==> flow/design.v <==
module SelectionSort_custom_SIMD_instruction (clk, reset, 
	in_v, rd, vrd1, vrd2, 
		in_data, in_vdata1, in_vdata2, 
	out_v, out_rd, out_vrd1, out_vrd2, 
		out_data, out_vdata1, out_vdata2);
	input clk, reset;
	input in_v;
	input [4:0] rd;
	input [2:0] vrd1, vrd2;			
	input [32-1:0] in_data;
	input [256-1:0] in_vdata1, in_vdata2;	
	output out_v;
	output [4:0] out_rd;
	output [2:0] out_vrd1, out_vrd2;	
	output  [32-1:0] out_data;
	output [256-1:0] out_vdata1, out_vdata2;
	reg [13-1:0] valid_sr;
	reg [5*13-1:0] rd_sr; 
	reg [3*13-1:0] vrd1_sr, vrd2_sr;
	always @(posedge clk) begin
		if (reset) begin
			valid_sr<=0; rd_sr<=0; vrd1_sr<=0; vrd2_sr<=0;
		end else begin
			valid_sr<= (valid_sr<<1)|in_v;			
			  rd_sr <= (   rd_sr<<5)| rd;
			vrd1_sr <= ( vrd1_sr<<3)|vrd1; 
			vrd2_sr <= ( vrd2_sr<<3)|vrd2;
		end
	end
	assign out_v   =valid_sr[  13-1];
	assign out_rd  =   rd_sr[5*13-1-:5];
	assign out_vrd1= vrd1_sr[3*13-1-:3]; 
	assign out_vrd2= vrd2_sr[3*13-1-:3];
	wire [255:0] in_valid, out_valid;
	assign in_valid = in_v ? in_vdata1 : 0;
	assign out_vdata1 = out_v ? out_valid : 0;
	SelectionSort selection_sort(.clock(clk), .in(in_valid), .out(out_valid));
	assign out_data = 0;
	assign out_vdata2 = 0;
endmodule  
module SelectionSort
(
  input wire clock,
  input wire [255:0] in,
  output wire [255:0] out
);
  wire [31:0] in_array [7:0];
  wire [31:0] out_array [7:0];
  wire [31:0] intermediate [95:0];
  genvar i;
  for (i=0; i<8; i=i+1) begin
    assign in_array[i] = in[((i+1)*32)-1 -: 32];
  end
  genvar j;
  for (j=0; j<8; j=j+1) begin
    assign out[((j+1)*32)-1 -: 32] = out_array[j];
  end
  CAS_unit cas0_1(clock, in_array[0], in_array[1], intermediate[0], intermediate[1]);
  SR_module nopx_1(clock, in_array[2], intermediate[2]);
  SR_module nopx_2(clock, in_array[3], intermediate[3]);
  SR_module nopx_3(clock, in_array[4], intermediate[4]);
  SR_module nopx_4(clock, in_array[5], intermediate[5]);
  SR_module nopx_5(clock, in_array[6], intermediate[6]);
  SR_module nopx_6(clock, in_array[7], intermediate[7]);
  CAS_unit cas0_2(clock, intermediate[0], intermediate[2], intermediate[8], intermediate[10]);
  SR_module nopx_7(clock, intermediate[1], intermediate[9]);
  SR_module nopx_8(clock, intermediate[3], intermediate[11]);
  SR_module nopx_9(clock, intermediate[4], intermediate[12]);
  SR_module nopx_10(clock, intermediate[5], intermediate[13]);
  SR_module nopx_11(clock, intermediate[6], intermediate[14]);
  SR_module nopx_12(clock, intermediate[7], intermediate[15]);
  CAS_unit cas0_3(clock, intermediate[8], intermediate[11], intermediate[16], intermediate[19]);
  CAS_unit cas4(clock, intermediate[9], intermediate[10], intermediate[17], intermediate[18]);
  SR_module nopx_13(clock, intermediate[12], intermediate[20]);
  SR_module nopx_14(clock, intermediate[13], intermediate[21]);
  SR_module nopx_15(clock, intermediate[14], intermediate[22]);
  SR_module nopx_16(clock, intermediate[15], intermediate[23]);
  CAS_unit cas0_4(clock, intermediate[16], intermediate[20], intermediate[24], intermediate[28]);
  CAS_unit cas6(clock, intermediate[17], intermediate[19], intermediate[25], intermediate[27]);
  SR_module nop17(clock, intermediate[18], intermediate[26]);
  SR_module nop18(clock, intermediate[21], intermediate[29]);
  SR_module nop19(clock, intermediate[22], intermediate[30]);
  SR_module nop20(clock, intermediate[23], intermediate[31]);
  CAS_unit cas0_5(clock, intermediate[24], intermediate[29], intermediate[32], intermediate[37]);
  CAS_unit cas8(clock, intermediate[25], intermediate[28], intermediate[33], intermediate[36]);
  CAS_unit cas9(clock, intermediate[26], intermediate[27], intermediate[34], intermediate[35]);
  SR_module nop21(clock, intermediate[30], intermediate[38]);
  SR_module nop22(clock, intermediate[31], intermediate[39]);
  CAS_unit cas0_6(clock, intermediate[32], intermediate[38], intermediate[40], intermediate[46]);
  CAS_unit cas11(clock, intermediate[33], intermediate[37], intermediate[41], intermediate[45]);
  CAS_unit cas12(clock, intermediate[34], intermediate[36], intermediate[42], intermediate[44]);
  SR_module nop23(clock, intermediate[35], intermediate[43]);
  SR_module nop24(clock, intermediate[39], intermediate[47]);
  CAS_unit cas0_7(clock, intermediate[40], intermediate[47], intermediate[48], intermediate[55]);
  CAS_unit cas14(clock, intermediate[41], intermediate[46], intermediate[49], intermediate[54]);
  CAS_unit cas15(clock, intermediate[42], intermediate[45], intermediate[50], intermediate[53]);
  CAS_unit cas16(clock, intermediate[43], intermediate[44], intermediate[51], intermediate[52]);
  SR_module nop0_1(clock, intermediate[48], intermediate[56]);
  CAS_unit cas17(clock, intermediate[49], intermediate[55], intermediate[57], intermediate[63]);
  CAS_unit cas18(clock, intermediate[50], intermediate[54], intermediate[58], intermediate[62]);
  CAS_unit cas19(clock, intermediate[51], intermediate[53], intermediate[59], intermediate[61]);
  SR_module nop26(clock, intermediate[52], intermediate[60]);
  SR_module nop0_2(clock, intermediate[56], intermediate[64]);
  SR_module nop28(clock, intermediate[57], intermediate[65]);
  CAS_unit cas20(clock, intermediate[58], intermediate[63], intermediate[66], intermediate[71]);
  CAS_unit cas21(clock, intermediate[59], intermediate[62], intermediate[67], intermediate[70]);
  CAS_unit cas22(clock, intermediate[60], intermediate[61], intermediate[68], intermediate[69]);
  SR_module nop0_3(clock, intermediate[64], intermediate[72]);
  SR_module nop30(clock, intermediate[65], intermediate[73]);
  SR_module nop31(clock, intermediate[66], intermediate[74]);
  CAS_unit cas23(clock, intermediate[67], intermediate[71], intermediate[75], intermediate[79]);
  CAS_unit cas24(clock, intermediate[68], intermediate[70], intermediate[76], intermediate[78]);
  SR_module nop32(clock, intermediate[69], intermediate[77]);
  SR_module nop0_4(clock, intermediate[72], intermediate[80]);
  SR_module nop34(clock, intermediate[73], intermediate[81]);
  SR_module nop35(clock, intermediate[74], intermediate[82]);
  SR_module nop36(clock, intermediate[75], intermediate[83]);
  CAS_unit cas25(clock, intermediate[76], intermediate[79], intermediate[84], intermediate[87]);
  CAS_unit cas26(clock, intermediate[77], intermediate[78], intermediate[85], intermediate[86]);
  SR_module nop0_5(clock, intermediate[80], intermediate[88]);
  SR_module nop38(clock, intermediate[81], intermediate[89]);
  SR_module nop39(clock, intermediate[82], intermediate[90]);
  SR_module nop40(clock, intermediate[83], intermediate[91]);
  SR_module nop41(clock, intermediate[84], intermediate[92]);
  CAS_unit cas27(clock, intermediate[85], intermediate[87], intermediate[93], intermediate[95]);
  SR_module nop42(clock, intermediate[86], intermediate[94]);
  SR_module nop0_6(clock, intermediate[88], out_array[0]);
  SR_module nop44(clock, intermediate[89], out_array[1]);
  SR_module nop45(clock, intermediate[90], out_array[2]);
  SR_module nop46(clock, intermediate[91], out_array[3]);
  SR_module nop47(clock, intermediate[92], out_array[4]);
  SR_module nop48(clock, intermediate[93], out_array[5]);
  CAS_unit cas28(clock, intermediate[94], intermediate[95], out_array[6], out_array[7]);
endmodule
module CAS_unit(clk, inA, inB, outA, outB);
	input clk;
	input [31:0] inA;
	input [31:0] inB;
	output reg [31:0] outA;
	output reg [31:0] outB;
	always @(posedge clk) begin
		if (inA<inB) begin
			outA<=inA; outB<=inB;
		end else begin
			outB<=inA; outA<=inB;
		end
	end
endmodule  
module SR_module(clk, din, dout);
	input clk;
	input      [31:0] din;
	output reg [31:0] dout;
	always @(posedge clk) dout<=din;
endmodule  
* From RTL to reports: SelectionSort_custom_SIMD_instruction
What the tools print for SelectionSort_custom_SIMD_instruction, step after step.
Line numbers count from 1 in the design file above.
Operators: Yosys type, input widths -> output width; for muxes data width and select width s.
The mark n/a stands for no value.
- Top module :: SelectionSort_custom_SIMD_instruction
- Clock port :: clk
- Standard-cell library :: sky130hd
- Library corner :: tt_025C_1v80

* Elaborated design
Source: Yosys, flattened and elaborated. Widths are those after wreduce; folded enables and synchronous resets count as part of the registers. Registers that Yosys merges into a memory's read port (data or address) are not register bits. Print and check cells do not count. Equal cells are merged and count once.
- $lt $le $gt $ge :: 28
- Mux-type cells :: 58
- Bitwise gates (word level) :: 4
** Operator list (number)
- $mux 32 :: 56
- $lt 32x32->1 :: 28
- $mux 256 :: 1
- $or 39x3->39 :: 2
- $or 65x5->65 :: 1
- $mux 64 :: 1
- $or 13x1->13 :: 1
- Bits in registers :: 3484
- Input port bits :: 558
- Output and inout port bits :: 556

* Longest topological paths
Depth = most cells in a row (Yosys ltp): at word level without a register or memory, in the mapped netlist without a sequential cell, where the memories' decode and read muxes count.
- Depth in word-level cells :: 3
- ABC_AREA :: 0
- Gate-level depth with buffers :: 15
- Mapped depth without buffers :: 10

* Mapped cells and area
Source: synth_stat.txt of the flow (Yosys; design flattened, memories mapped). It holds for the ABC_AREA given above (unset counts as 0); a run with the other value may have another netlist.
Totals and module areas in this step are rounded.
** Cells by type (number)
- sky130_fd_sc_hd__dfxtp_1 :: 3484
- sky130_fd_sc_hd__mux2_2 :: 1611
- sky130_fd_sc_hd__ha_1 :: 868
- sky130_fd_sc_hd__inv_1 :: 873
- sky130_fd_sc_hd__and2_1 :: 448
- sky130_fd_sc_hd__buf_4 :: 317
- sky130_fd_sc_hd__a21oi_1 :: 293
- sky130_fd_sc_hd__mux2_1 :: 117
- sky130_fd_sc_hd__nor2b_1 :: 172
- sky130_fd_sc_hd__nand2_1 :: 253
- sky130_fd_sc_hd__o21ai_0 :: 149
- sky130_fd_sc_hd__nand4_1 :: 104
- sky130_fd_sc_hd__mux2i_1 :: 64
- sky130_fd_sc_hd__a21o_1 :: 84
- sky130_fd_sc_hd__buf_2 :: 110
- sky130_fd_sc_hd__buf_6 :: 42
- sky130_fd_sc_hd__nor2_1 :: 124
- sky130_fd_sc_hd__a221oi_1 :: 31
Other cell types: 38; their cells: 400.
- Mapped cells :: 9544
- Cell area after synthesis :: 119000 um2
- Flip-flops :: 3484
- Buffers :: 543
The figures by module come from a second, unflattened synthesis with its own total; it is not the netlist above.
- Cells (unflattened synthesis) :: 9481
- Area total of the unflattened synthesis :: 127000 um2
Each row is one instance without its submodules.
** By module
- CAS_unit :: instances 28, cells 241, area 3080 um2, sequential area 1280 um2
- SR_module :: instances 48, cells 32, area 641 um2, sequential area 641 um2
- SelectionSort_custom_SIMD_instruction :: instances 1, cells 1197, area 9910 um2, sequential area 3120 um2
- SelectionSort :: instances 1, cells 0, area 0.0 um2, sequential area 0.0 um2

* Timing after synthesis
OpenSTA on the mapped netlist: ideal clock, no wires. The path of least setup slack (recovery checks aside). Input and output delay are each 20% of the period. Register names are those of the netlist, which keeps one name where synthesis merged equal registers.
- Path kind :: in2reg
- From :: input in_v
- To :: register selection_sort.cas0_1.outB[10]
- Period :: 4.5 ns
- External input delay :: 0.900 ns
- Setup time :: 0.072 ns
- Arrival :: 3.418 ns
- Data required time :: 4.428 ns
- Slack :: 1.011 ns
- Delay of the path :: 2.590 ns
- Stages :: 14
- Period reached after synthesis :: 3.489 ns
"delay of the path" is the arrival time less input delay plus setup time.
"stages" counts driving pins, that of a launching flip-flop among them; a cell with two outputs on the path counts twice.
"period reached after synthesis" is the clock period less the worst setup slack; recovery checks do not enter. This is arithmetic on one report: input and output delays are still those of the set period (20% each).
The rows between start and end are the longest chain of elaborated cells between them; the timing report does not say that the signal goes this way. Where chains are equally long, one stands for them.
A line is the first line of the expression or statement that the cell stems from. Yosys adds cells for indexed reads and writes and turns some case tables into memories.
- Cell sequence :: sky130_fd_sc_hd__clkbuf_1 sky130_fd_sc_hd__clkbuf_1 sky130_fd_sc_hd__buf_1 sky130_fd_sc_hd__nand2_1 sky130_fd_sc_hd__inv_1 sky130_fd_sc_hd__ha_1 sky130_fd_sc_hd__a21o_1 sky130_fd_sc_hd__a21o_1 sky130_fd_sc_hd__a221oi_1 sky130_fd_sc_hd__nand2_1 sky130_fd_sc_hd__a31oi_1 sky130_fd_sc_hd__buf_2 sky130_fd_sc_hd__buf_2 sky130_fd_sc_hd__mux2i_1
- Cells in the longest elaborated chain :: 3
** Ends and longest elaborated chain, after synthesis
- from (decl) :: RTL line 7 : input in_v;
- $mux 64 :: RTL line 35 : assign in_valid = in_v ? in_vdata1 : 0;
- $lt 32x32->1 :: RTL line 142 : if (inA<inB) begin
- $mux 32 :: RTL line 142
- to (assign) :: RTL line 143 : outA<=inA; outB<=inB;
- to (assign) :: RTL line 145 : outB<=inA; outA<=inB;
- to (decl) :: RTL line 140 : output reg [31:0] outB;

* Path in the finished layout
From the final timing report of record 1: the path of least setup slack in the routed layout; clock arrival at registers is part of the times.
- Path kind :: reg2out
- From :: register valid_sr[12]
- To :: output out_vdata1[133]
- Period :: 4.5 ns
- Arrival :: 3.03 ns
- Data required time :: 3.60 ns
- Slack :: 0.57 ns
- Stages :: 4
The rows between start and end are the longest chain of elaborated cells between them; the timing report does not say that the signal goes this way. Where chains are equally long, one stands for them.
- Cell sequence :: sky130_fd_sc_hd__dfxtp_4 sky130_fd_sc_hd__buf_12 sky130_fd_sc_hd__and2_1 sky130_fd_sc_hd__clkdlybuf4s50_1
- Cells in the longest elaborated chain :: 1
** Ends and longest elaborated chain, after layout
- from (decl) :: RTL line 17 : reg [13-1:0] valid_sr;
- from (assign) :: RTL line 22 : valid_sr<=0; rd_sr<=0; vrd1_sr<=0; vrd2_sr<=0;
- from (assign) :: RTL line 24 : valid_sr<= (valid_sr<<1)|in_v;
- $mux 256 :: RTL line 36 : assign out_vdata1 = out_v ? out_valid : 0;
- to (decl) :: RTL line 16 : output [256-1:0] out_vdata1, out_vdata2;

Top module SelectionSort_custom_SIMD_instruction; platform sky130hd; tools Yosys and OpenROAD; 3 stored runs in no particular order. Input and output delays are each 20% of the period that was set; the output load is 0.01 pF.
The measured numbers are rounded.

* Record 1
** Files
==> flow/run.sh <==
#!/bin/bash
# the make line also repeats the synthesis and layout settings of config.mk as NAME=value (left out here)
make -C /OpenROAD-flow-scripts/flow DESIGN_CONFIG=/design/flow/config.mk WORK_HOME=/design/flow/orfs CLKGATE_MAP_FILE= finish
==> flow/config.mk <==
export PLATFORM = sky130hd
export DESIGN_NAME = SelectionSort_custom_SIMD_instruction
export DESIGN_NICKNAME = SelectionSort_custom_SIMD_instruction
export VERILOG_FILES = /design/flow/design.v
export SDC_FILE = /design/flow/constraint.sdc
export NUM_CORES = 4
export LEC_CHECK = 0
export CAP_MARGIN = 20
export CELL_PAD_IN_SITES_GLOBAL_PLACEMENT = 2
export CORE_MARGIN = 2
export CORE_UTILIZATION = 40
export GPL_ROUTABILITY_DRIVEN = 0
export MAX_ROUTING_LAYER = met4
export SLEW_MARGIN = 20
==> flow/constraint.sdc <==
create_clock -name core_clock -period 4.5 [get_ports {clk}]
set_input_delay 0.9000 -clock core_clock [delete_from_list [all_inputs] [get_ports {clk}]]
set_output_delay 0.9000 -clock core_clock [all_outputs]
set_load 0.01 [all_outputs]
** Results
- Cell area after synthesis :: 119000 um2
- Full die area :: 302000 um2
- Standard-cell area after layout :: 141000 um2
- Utilization after layout :: 47.4 %
- Lowest setup slack :: 0.567 ns
- Total negative slack on setup checks :: 0.000 ns

* Record 2
** Files
==> flow/run.sh <==
#!/bin/bash
# the make line also repeats the synthesis and layout settings of config.mk as NAME=value (left out here)
make -C /OpenROAD-flow-scripts/flow DESIGN_CONFIG=/design/flow/config.mk WORK_HOME=/design/flow/orfs CLKGATE_MAP_FILE= finish
==> flow/config.mk <==
export PLATFORM = sky130hd
export DESIGN_NAME = SelectionSort_custom_SIMD_instruction
export DESIGN_NICKNAME = SelectionSort_custom_SIMD_instruction
export VERILOG_FILES = /design/flow/design.v
export SDC_FILE = /design/flow/constraint.sdc
export NUM_CORES = 4
export LEC_CHECK = 0
export CAP_MARGIN = 20
export CORE_MARGIN = 2
export CORE_UTILIZATION = 45
export SETUP_SLACK_MARGIN = 0.59
export SLEW_MARGIN = 20
==> flow/constraint.sdc <==
create_clock -name core_clock -period 3.73 [get_ports {clk}]
set_input_delay 0.7460 -clock core_clock [delete_from_list [all_inputs] [get_ports {clk}]]
set_output_delay 0.7460 -clock core_clock [all_outputs]
set_load 0.01 [all_outputs]
** Results
- Cell area after synthesis :: 119000 um2
- Full die area :: 269000 um2
- Standard-cell area after layout :: 140000 um2
- Utilization after layout :: 53.3 %
- Lowest setup slack :: 0.529 ns
- Total negative slack on setup checks :: 0.000 ns

* Record 3
** Files
==> flow/run.sh <==
#!/bin/bash
# the make line also repeats the synthesis and layout settings of config.mk as NAME=value (left out here)
make -C /OpenROAD-flow-scripts/flow DESIGN_CONFIG=/design/flow/config.mk WORK_HOME=/design/flow/orfs CLKGATE_MAP_FILE= finish
==> flow/config.mk <==
export PLATFORM = sky130hd
export DESIGN_NAME = SelectionSort_custom_SIMD_instruction
export DESIGN_NICKNAME = SelectionSort_custom_SIMD_instruction
export VERILOG_FILES = /design/flow/design.v
export SDC_FILE = /design/flow/constraint.sdc
export NUM_CORES = 4
export LEC_CHECK = 0
export CAP_MARGIN = 35
export CORE_ASPECT_RATIO = 0.67
export CORE_MARGIN = 2
export CORE_UTILIZATION = 45
export CTS_CLUSTER_DIAMETER = 196
export CTS_CLUSTER_SIZE = 23
export GPL_ROUTABILITY_DRIVEN = 1
export HOLD_SLACK_MARGIN = 0.23
export MAX_ROUTING_LAYER = met4
export PLACE_DENSITY_LB_ADDON = 0.04
export SETUP_SLACK_MARGIN = -0.23
export SLEW_MARGIN = 40
export TNS_END_PERCENT = 85
==> flow/constraint.sdc <==
create_clock -name core_clock -period 2.46 [get_ports {clk}]
set_input_delay 0.4920 -clock core_clock [delete_from_list [all_inputs] [get_ports {clk}]]
set_output_delay 0.4920 -clock core_clock [all_outputs]
set_load 0.01 [all_outputs]
** Results
- Cell area after synthesis :: 119000 um2
- Full die area :: 269000 um2
- Standard-cell area after layout :: 152000 um2
- Utilization after layout :: 57.6 %
- Lowest setup slack :: -0.706 ns
- Total negative slack on setup checks :: -751 ns
